==> flow/design.v <==
module band_scale(POT, audio, scaled, rst_n, clk);
input rst_n, clk;
input [11:0]POT;
input signed [15:0]audio;
output [15:0]scaled;
logic [23:0]potSq;
logic signed [12:0]signedPot; 
logic signed [28:0]FIRscaled; 
logic flagPos, flagNeg, upperZero, upperOnes;
logic [23:0] potSq_q1;
assign potSq = POT*POT;
always_ff @(posedge clk, negedge rst_n) begin
  if (!rst_n)
    potSq_q1 <= '0;
  else
    potSq_q1 <= potSq;
end
assign signedPot = {1'b0, potSq_q1[23:12]};
assign FIRscaled = signedPot * audio;
assign upperZero = !(FIRscaled[27] && FIRscaled[26] && FIRscaled[25]);
assign upperOnes = FIRscaled[27] || FIRscaled[26] || FIRscaled[25];
assign flagNeg = (FIRscaled[28] && upperZero);
assign flagPos = (!FIRscaled[28] && upperOnes);
assign scaled = flagNeg ? 16'h8000 :
		flagPos ? 16'h7FFF : 
		FIRscaled[25:10];
endmodule
module EQ_Engine(clk, rst_n, lft_lp_out, rght_lp_out, lft_b1_out, rght_b1_out, lft_b2_out, rght_b2_out, lft_b3_out, rght_b3_out, lft_hp_out, rght_hp_out, aud_out_lft, aud_out_rght, POT_LP, POT_B1, POT_B2, POT_B3, POT_HP, VOL_POT);
input clk, rst_n;
input [11:0] POT_LP, POT_B1, POT_B2, POT_B3, POT_HP, VOL_POT;
input signed [15:0] lft_lp_out, rght_lp_out, lft_b1_out, rght_b1_out, lft_b2_out, rght_b2_out, lft_b3_out, rght_b3_out, lft_hp_out, rght_hp_out;
output [15:0] aud_out_lft, aud_out_rght;
logic signed [15:0] scaled_lp_lft, scaled_b1_lft, scaled_b2_lft, scaled_b3_lft, scaled_hp_lft, scaled_lp_rght, scaled_b1_rght, scaled_b2_rght, scaled_b3_rght, scaled_hp_rght;
logic signed [15:0] scaled_lp_lft_ff, scaled_b1_lft_ff, scaled_b2_lft_ff, scaled_b3_lft_ff, scaled_hp_lft_ff, scaled_lp_rght_ff, scaled_b1_rght_ff, scaled_b2_rght_ff, scaled_b3_rght_ff, scaled_hp_rght_ff;
logic signed [15:0] band_scale_sum_lft_ff, band_scale_sum_rght_ff, band_scale_sum_rght, band_scale_sum_lft;
logic signed [28:0] aud_out_mult_lft, aud_out_mult_rght;
band_scale bsleftlp(.POT(POT_LP), .audio(lft_lp_out), .scaled(scaled_lp_lft_ff), .clk(clk), .rst_n(rst_n));
band_scale bsleftb1(.POT(POT_B1), .audio(lft_b1_out), .scaled(scaled_b1_lft_ff), .clk(clk), .rst_n(rst_n));
band_scale bsleftb2(.POT(POT_B2), .audio(lft_b2_out), .scaled(scaled_b2_lft_ff), .clk(clk), .rst_n(rst_n));
band_scale bsleftb3(.POT(POT_B3), .audio(lft_b3_out), .scaled(scaled_b3_lft_ff), .clk(clk), .rst_n(rst_n));
band_scale bslefthp(.POT(POT_HP), .audio(lft_hp_out), .scaled(scaled_hp_lft_ff), .clk(clk), .rst_n(rst_n));
assign band_scale_sum_lft_ff = (scaled_lp_lft + scaled_b1_lft + scaled_b2_lft + scaled_b3_lft + scaled_hp_lft);
assign aud_out_mult_lft = (band_scale_sum_lft * $signed({1'b0, VOL_POT}));
assign aud_out_lft = aud_out_mult_lft [27:12];
band_scale bsrightlp(.POT(POT_LP), .audio(rght_lp_out), .scaled(scaled_lp_rght_ff), .clk(clk), .rst_n(rst_n));
band_scale bsrightb1(.POT(POT_B1), .audio(rght_b1_out), .scaled(scaled_b1_rght_ff), .clk(clk), .rst_n(rst_n));
band_scale bsrightb2(.POT(POT_B2), .audio(rght_b2_out), .scaled(scaled_b2_rght_ff), .clk(clk), .rst_n(rst_n));
band_scale bsrightb3(.POT(POT_B3), .audio(rght_b3_out), .scaled(scaled_b3_rght_ff), .clk(clk), .rst_n(rst_n));
band_scale bsrighthp(.POT(POT_HP), .audio(rght_hp_out), .scaled(scaled_hp_rght_ff), .clk(clk), .rst_n(rst_n));
assign band_scale_sum_rght_ff = (scaled_lp_rght + scaled_b1_rght + scaled_b2_rght + scaled_b3_rght + scaled_hp_rght);
assign aud_out_mult_rght = (band_scale_sum_rght * $signed({1'b0, VOL_POT}));
assign aud_out_rght = aud_out_mult_rght [27:12];
always_ff @(posedge clk, negedge rst_n) begin
  if (!rst_n) begin
    scaled_lp_lft <= '0;
    scaled_b1_lft <= '0;
    scaled_b2_lft <= '0;
    scaled_b3_lft <= '0;
    scaled_hp_lft <= '0;
    scaled_lp_rght <= '0;
    scaled_b1_rght <= '0;
    scaled_b2_rght <= '0;
    scaled_b3_rght <= '0;
    scaled_hp_rght <= '0;
  end
  else begin
    scaled_lp_lft <= scaled_lp_lft_ff;
    scaled_b1_lft <= scaled_b1_lft_ff;
    scaled_b2_lft <= scaled_b2_lft_ff;
    scaled_b3_lft <= scaled_b3_lft_ff;
    scaled_hp_lft <= scaled_hp_lft_ff;
    scaled_lp_rght <= scaled_lp_rght_ff;
    scaled_b1_rght <= scaled_b1_rght_ff;
    scaled_b2_rght <= scaled_b2_rght_ff;
    scaled_b3_rght <= scaled_b3_rght_ff;
    scaled_hp_rght <= scaled_hp_rght_ff;
  end
end
always_ff @(posedge clk, negedge rst_n) begin
  if (!rst_n) begin
    band_scale_sum_lft <= '0;
    band_scale_sum_rght <= '0;
  end
  else begin
    band_scale_sum_lft <= band_scale_sum_lft_ff;
    band_scale_sum_rght <= band_scale_sum_rght_ff;
  end
end
endmodule
Appendix: tool output

== Tool chain data of EQ_Engine ==
Module EQ_Engine before and after one edit of its RTL, step after step.
Lines under "before" count in the file above, lines under "after" in the edited file.
"difference" is "after" less "before", of the values as shown; "relative change" is that difference over "before", in percent.
Cell names lack the library's common part.
A cell with -- has no value.

* Top: EQ_Engine
* Clock port: clk
* Library: sky130hd
* Timing corner: tt_025C_1v80

== Diff ==
Unified diff, file above to edited file.
The edited RTL no longer does the same as the RTL above: the edit was made by script, with no optimisation intended.

<pre>
@@ -49,5 +49,5 @@
 band_scale bsrighthp(.POT(POT_HP), .audio(rght_hp_out), .scaled(scaled_hp_rght_ff), .clk(clk), .rst_n(rst_n));
 assign band_scale_sum_rght_ff = (scaled_lp_rght + scaled_b1_rght + scaled_b2_rght + scaled_b3_rght + scaled_hp_rght);
-assign aud_out_mult_rght = (band_scale_sum_rght * $signed({1'b0, VOL_POT}));
+assign aud_out_mult_rght = (band_scale_sum_rght & $signed({1'b0, VOL_POT}));
 assign aud_out_rght = aud_out_mult_rght [27:12];
 always_ff @(posedge clk, negedge rst_n) begin
</pre>

== Word-level counts ==
Source: Yosys, flattened and elaborated, memories not mapped. Widths are those after wreduce; folded enables and synchronous resets count as part of the registers. Registers that Yosys merges into a memory's read port (data or address) are not register bits. Print and check cells do not count. Equal cells are merged and count once.

{| class="wikitable"
|+ Word-level totals
! element !! before !! after !! difference !! relative change (%)
|-
| register bits after elaboration || 312 || 312 || 0 || 0.00
|-
| input port bits || 234 || 234 || 0 || 0.00
|-
| output and inout port bits || 32 || 32 || 0 || 0.00
|-
| cells after elaboration || 142 || 142 || 0 || 0.00
|}

{| class="wikitable"
|+ Cells by class
! element !! before !! after !! difference !! relative change (%)
|-
| $add $sub $neg || 8 || 8 || 0 || 0.00
|-
| multiply operators || 17 || 16 || -1 || -5.88
|-
| multiplexer cells || 20 || 20 || 0 || 0.00
|-
| bitwise logic cells || 0 || 1 || +1 || --
|-
| reductions and logical operators || 80 || 80 || 0 || 0.00
|}

{| class="wikitable"
|+ Operators with widths
! kind !! before !! after !! difference !! relative change (%)
|-
| multiplier 16 x 13 -> 28 bit || 2 || 1 || -1 || -50.00
|-
| AND 16 x 13 -> 16 bit || 0 || 1 || +1 || --
|-
| logical AND 1 bit || 40 || 40 || 0 || 0.00
|-
| logical NOT 1 bit || 20 || 20 || 0 || 0.00
|-
| logical OR 1 bit || 20 || 20 || 0 || 0.00
|-
| 2-to-1 mux 16 bit || 20 || 20 || 0 || 0.00
|-
| multiplier 13 x 16 -> 29 bit || 10 || 10 || 0 || 0.00
|-
| adder 16 bit || 8 || 8 || 0 || 0.00
|-
| multiplier 12 x 12 -> 24 bit || 5 || 5 || 0 || 0.00
|}

== Longest topological paths ==
Yosys ltp: most cells in a row. Word level: on the elaborated netlist, between registers, memories and ports. Mapped: between sequential cells and ports; inverters and the memories' decode and read muxes count.

{| class="wikitable"
|+ Logic depth
! element !! before !! after !! difference !! relative change (%)
|-
| depth in word-level cells || 6 || 6 || 0 || 0.00
|-
| ABC_AREA || 0 || 0 || -- || --
|-
| gate-level depth with buffers || 27 || 25 || -2 || -7.41
|-
| depth with buffers taken out || 24 || 23 || -1 || -4.17
|}

== Mapped cells and area ==
Source: synth_stat.txt of the flow (Yosys; design flattened, memories mapped). It holds for the ABC_AREA given above (unset counts as 0); a run with the other value may have another netlist.

{| class="wikitable"
|+ Cells by type
! cell !! before !! after !! difference !! relative change (%)
|-
| inv_1 || 3311 || 1915 || -1396 || -42.16
|-
| fa_1 || 2591 || 1488 || -1103 || -42.57
|-
| nand2_1 || 1308 || 711 || -597 || -45.64
|-
| and2_1 || 1377 || 784 || -593 || -43.06
|-
| ha_1 || 1062 || 668 || -394 || -37.10
|-
| clkbuf_1 || 473 || 225 || -248 || -52.43
|-
| a21oi_1 || 212 || 96 || -116 || -54.72
|-
| xnor2_1 || 262 || 156 || -106 || -40.46
|-
| nor2_1 || 261 || 156 || -105 || -40.23
|-
| dfrtp_1 || 252 || 156 || -96 || -38.10
|-
| o21a_1 || 145 || 81 || -64 || -44.14
|-
| o21ai_0 || 98 || 52 || -46 || -46.94
|-
| xor2_1 || 103 || 62 || -41 || -39.81
|-
| a21o_1 || 61 || 29 || -32 || -52.46
|-
| nor3_1 || 74 || 44 || -30 || -40.54
|-
| nor2b_1 || 57 || 34 || -23 || -40.35
|-
| buf_4 || 0 || 17 || +17 || --
|-
| nand2b_1 || 32 || 18 || -14 || -43.75
|}

The list need not be complete.

{| class="wikitable"
|+ Synthesis totals
! element !! before !! after !! difference !! relative change (%)
|-
| cell count || 12052 || 6993 || -5059 || -41.98
|-
| chip area (Yosys) (µm²) || 110165.7 || 64674.5 || -45491.2 || -41.29
|-
| sequential part of the area (µm²) || 6306.0 || 3903.7 || -2402.3 || -38.10
|-
| flip-flops || 252 || 156 || -96 || -38.10
|-
| buffer cells || 481 || 250 || -231 || -48.02
|}

The figures by module come from a second, unflattened synthesis with its own total; it is not the netlist above.

{| class="wikitable"
|+ Second synthesis, totals
! element !! before !! after !! difference !! relative change (%)
|-
| cells (unflattened synthesis) || 14599 || 7264 || -7335 || -50.24
|-
| area (unflattened synthesis) (µm²) || 133797.1 || 66636.4 || -67160.7 || -50.20
|}

Rows give one instance, submodules left out.

{| class="wikitable"
|+ Modules, before
! module !! instances !! cells !! area (µm²) !! sequential area (µm²)
|-
| band_scale || 10 || 1261 || 11233.3 || 300.3
|-
| EQ_Engine || 1 || 1989 || 21464.3 || 4804.6
|}

{| class="wikitable"
|+ Modules, after
! module !! instances !! cells !! area (µm²) !! sequential area (µm²)
|-
| band_scale || 5 || 1249 || 11135.7 || 300.3
|-
| EQ_Engine || 1 || 1019 || 10958.0 || 2402.3
|}

== Timing after synthesis ==
Path of least setup slack by OpenSTA after synthesis, without wires, with an ideal clock, recovery checks aside; 20% of the period is set as input and as output delay. Where synthesis merged equal registers, the netlist keeps one of their names.

{| class="wikitable"
|+ Timing after synthesis
! element !! before !! after !! difference !! relative change (%)
|-
| path type || input port to output port || input port to output port || -- || --
|-
| from || input VOL_POT[1] || input VOL_POT[1] || -- || --
|-
| to || output aud_out_rght[15] || output aud_out_lft[15] || -- || --
|-
| period (ns) || 12.0 || 12.0 || 0.0 || 0.00
|-
| external input delay (ns) || 2.400 || 2.400 || 0.000 || 0.00
|-
| external output delay (ns) || 2.400 || 2.400 || 0.000 || 0.00
|-
| time at the first pin (ns) || 2.400 || 2.400 || 0.000 || 0.00
|-
| arrival (ns) || 8.031 || 7.790 || -0.241 || -3.00
|-
| data required time (ns) || 9.600 || 9.600 || 0.000 || 0.00
|-
| setup slack (ns) || 1.569 || 1.810 || +0.241 || --
|-
| delay of the path (ns) || 5.631 || 5.390 || -0.241 || -4.28
|-
| stages on the path || 22 || 22 || 0 || 0.00
|-
| buffers on the path || 2 || 1 || -1 || -50.00
|-
| period reached after synthesis (ns) || 10.431 || 10.19 || -0.241 || -2.31
|}

"delay of the path" is the arrival time less input delay plus setup time.
At an output port there is no setup time.
"stages on the path": output pins that drive a net of the path, with the launching flip-flop's if there is one; two outputs of one cell count as two.
"period reached after synthesis" = period - worst setup slack (recovery checks aside). The figure is calculated, with input and output delays left at 20% of the set period.
The rows between start and end are the longest chain of elaborated cells between them; the timing report does not say that the signal goes this way. Where chains are equally long, one stands for them.
A line is the first line of the expression or statement that the cell stems from. Yosys adds cells for indexed reads and writes and turns some case tables into memories.

On the way, after synthesis, before:
* Cell sequence: clkbuf_1 > clkbuf_1 > nand2_1 > fa_1 > inv_1 > fa_1 > fa_1 > inv_1 > fa_1 > inv_1 > fa_1 > ha_1 > nand4_1 > a2111oi_0 > nor3_1 > or4_1 > nand3_1 > o41ai_1 > o21ai_0 > o21a_1 > nor2_1 > xnor2_1
* Length of the longest elaborated chain: 1
* Elaborated cells between the ends (all ways): 1
* Source lines of those cells: 1
* Those cells by class: 1 x mul

{| class="wikitable"
|+ RTL lines, path after synthesis, before
! element !! RTL line !! text
|-
| start: declaration || 30 || <nowiki>input [11:0] POT_LP, POT_B1, POT_B2, POT_B3, POT_HP, VOL_POT;</nowiki>
|-
| multiplier 16 x 13 -> 28 bit || 51 || <nowiki>assign aud_out_mult_rght = (band_scale_sum_rght * $signed({1'b0, VOL_POT}));</nowiki>
|-
| end: declaration || 32 || <nowiki>output [15:0] aud_out_lft, aud_out_rght;</nowiki>
|}

On the way, after synthesis, after:
* Cell sequence: clkbuf_1 > nand2_1 > fa_1 > inv_1 > fa_1 > inv_1 > fa_1 > inv_1 > fa_1 > fa_1 > ha_1 > a211oi_1 > o31ai_1 > a21oi_1 > o21bai_1 > a31oi_1 > o21ai_1 > o311ai_0 > a21oi_1 > a2111o_1 > a21oi_1 > xnor2_1
* Length of the longest elaborated chain: 1
* Elaborated cells between the ends (all ways): 1
* Source lines of those cells: 1
* Those cells by class: 1 x mul

{| class="wikitable"
|+ RTL lines, path after synthesis, after
! element !! RTL line !! text
|-
| start: declaration || 30 || <nowiki>input [11:0] POT_LP, POT_B1, POT_B2, POT_B3, POT_HP, VOL_POT;</nowiki>
|-
| multiplier 16 x 13 -> 28 bit || 43 || <nowiki>assign aud_out_mult_lft = (band_scale_sum_lft * $signed({1'b0, VOL_POT}));</nowiki>
|-
| end: declaration || 32 || <nowiki>output [15:0] aud_out_lft, aud_out_rght;</nowiki>
|}

== Worst path after layout ==
From the final timing report of the runs of pair 1: the path of least setup slack in the routed layout; clock arrival at registers is part of the times.

{| class="wikitable"
|+ Timing post-layout
! element !! before !! after !! difference !! relative change (%)
|-
| path type || input port to output port || input port to output port || -- || --
|-
| from || input VOL_POT[1] || input VOL_POT[7] || -- || --
|-
| to || output aud_out_lft[15] || output aud_out_lft[15] || -- || --
|-
| period (ns) || 11.7 || 11.7 || 0.0 || 0.00
|-
| external input delay (ns) || 2.34 || 2.34 || 0.00 || 0.00
|-
| external output delay (ns) || 2.34 || 2.34 || 0.00 || 0.00
|-
| time at the first pin (ns) || 2.34 || 2.34 || 0.00 || 0.00
|-
| arrival (ns) || 9.02 || 8.88 || -0.14 || -1.55
|-
| data required time (ns) || 9.36 || 9.36 || 0.00 || 0.00
|-
| setup slack (ns) || 0.34 || 0.48 || +0.14 || --
|-
| stages on the path || 26 || 23 || -3 || -11.54
|-
| buffers on the path || 4 || 3 || -1 || -25.00
|}

The rows between start and end are the longest chain of elaborated cells between them; the timing report does not say that the signal goes this way. Where chains are equally long, one stands for them.

On the way, post-layout, before:
* Cell sequence: clkdlybuf4s50_1 > buf_12 > nand2_1 > fa_1 > inv_1 > fa_1 > fa_1 > inv_1 > fa_1 > fa_1 > inv_1 > ha_1 > a21o_1 > a21o_1 > a21oi_1 > o211ai_1 > a31oi_1 > buf_4 > nor2_1 > o2111ai_1 > a31oi_1 > a41oi_2 > nand2b_1 > a21oi_1 > xnor2_1 > clkdlybuf4s50_1
* Length of the longest elaborated chain: 1
* Elaborated cells between the ends (all ways): 1
* Source lines of those cells: 1
* Those cells by class: 1 x mul

{| class="wikitable"
|+ RTL lines, path post-layout, before
! element !! RTL line !! text
|-
| start: declaration || 30 || <nowiki>input [11:0] POT_LP, POT_B1, POT_B2, POT_B3, POT_HP, VOL_POT;</nowiki>
|-
| multiplier 16 x 13 -> 28 bit || 43 || <nowiki>assign aud_out_mult_lft = (band_scale_sum_lft * $signed({1'b0, VOL_POT}));</nowiki>
|-
| end: declaration || 32 || <nowiki>output [15:0] aud_out_lft, aud_out_rght;</nowiki>
|}

On the way, post-layout, after:
* Cell sequence: clkdlybuf4s50_1 > and2_1 > fa_1 > inv_1 > fa_1 > inv_1 > ha_1 > fa_1 > fa_1 > ha_1 > a211oi_1 > o31ai_1 > a21oi_1 > o21bai_1 > a31oi_1 > o21ai_1 > o311ai_1 > buf_4 > a21oi_1 > a2111o_1 > a21oi_1 > xnor2_1 > clkdlybuf4s50_1
* Length of the longest elaborated chain: 1
* Elaborated cells between the ends (all ways): 1
* Source lines of those cells: 1
* Those cells by class: 1 x mul

{| class="wikitable"
|+ RTL lines, path post-layout, after
! element !! RTL line !! text
|-
| start: declaration || 30 || <nowiki>input [11:0] POT_LP, POT_B1, POT_B2, POT_B3, POT_HP, VOL_POT;</nowiki>
|-
| multiplier 16 x 13 -> 28 bit || 43 || <nowiki>assign aud_out_mult_lft = (band_scale_sum_lft * $signed({1'b0, VOL_POT}));</nowiki>
|-
| end: declaration || 32 || <nowiki>output [15:0] aud_out_lft, aud_out_rght;</nowiki>
|}

== Layout results ==
Runs of the flow (Yosys, OpenROAD) on both versions; the two runs of a pair have the same settings. The constraints put input and output delay at 20% of the set period each and load the outputs with 0.01 pF.

Settings, pair 1:
* CORE_UTILIZATION: 45
* PLACE_DENSITY: 0.6
* period_ns: 11.7
* CAP_MARGIN: 20
* CORE_MARGIN: 2
* SLEW_MARGIN: 20

{| class="wikitable"
|+ Final reports, pair 1
! element !! before !! after !! difference !! relative change (%)
|-
| synthesized cell area (µm²) || 110165.7 || 64674.5 || -45491.2 || -41.29
|-
| die area (µm²) || 248786.0 || 146769.0 || -102017.0 || -41.01
|-
| standard-cell area of the final layout (µm²) || 116878.0 || 68509.5 || -48368.5 || -41.38
|-
| utilization (%) || 48.1 || 47.9 || -0.2 || --
|-
| setup slack of the worst path (ns) || 0.335 || 0.475 || +0.140 || --
|-
| total negative slack (ns) || 0.000 || 0.000 || 0.000 || --
|-
| worst hold slack in the final report (ns) || 0.607 || 0.527 || -0.080 || --
|-
| reached clock period (ns) || 11.365 || 11.225 || -0.140 || -1.23
|}

Settings, pair 2:
* CELL_PAD_IN_SITES_GLOBAL_PLACEMENT: 3
* CORE_MARGIN: 5
* CORE_UTILIZATION: 28
* CTS_CLUSTER_DIAMETER: 74
* GPL_ROUTABILITY_DRIVEN: 1
* GPL_TIMING_DRIVEN: 0
* MIN_ROUTING_LAYER: met1
* PLACE_DENSITY: 0.36
* TNS_END_PERCENT: 45
* period_ns: 6.66
* CAP_MARGIN: 20
* SLEW_MARGIN: 20

{| class="wikitable"
|+ Final reports, pair 2
! element !! before !! after !! difference !! relative change (%)
|-
| synthesized cell area (µm²) || 110165.7 || 64674.5 || -45491.2 || -41.29
|-
| die area (µm²) || 406094.0 || 240693.0 || -165401.0 || -40.73
|-
| standard-cell area of the final layout (µm²) || 130261.0 || 75931.6 || -54329.4 || -41.71
|-
| utilization (%) || 33.2 || 33.0 || -0.2 || --
|-
| setup slack of the worst path (ns) || -1.805 || -1.582 || +0.223 || --
|-
| total negative slack (ns) || -62.013 || -22.469 || +39.544 || --
|-
| worst hold slack in the final report (ns) || 0.513 || 0.502 || -0.011 || --
|-
| reached clock period (ns) || 8.465 || 8.242 || -0.223 || -2.63
|}

"reached clock period" is the run's clock period less its worst setup slack. It is reckoned from that one timing run; input and output delays stay at 20% of the period that was set.
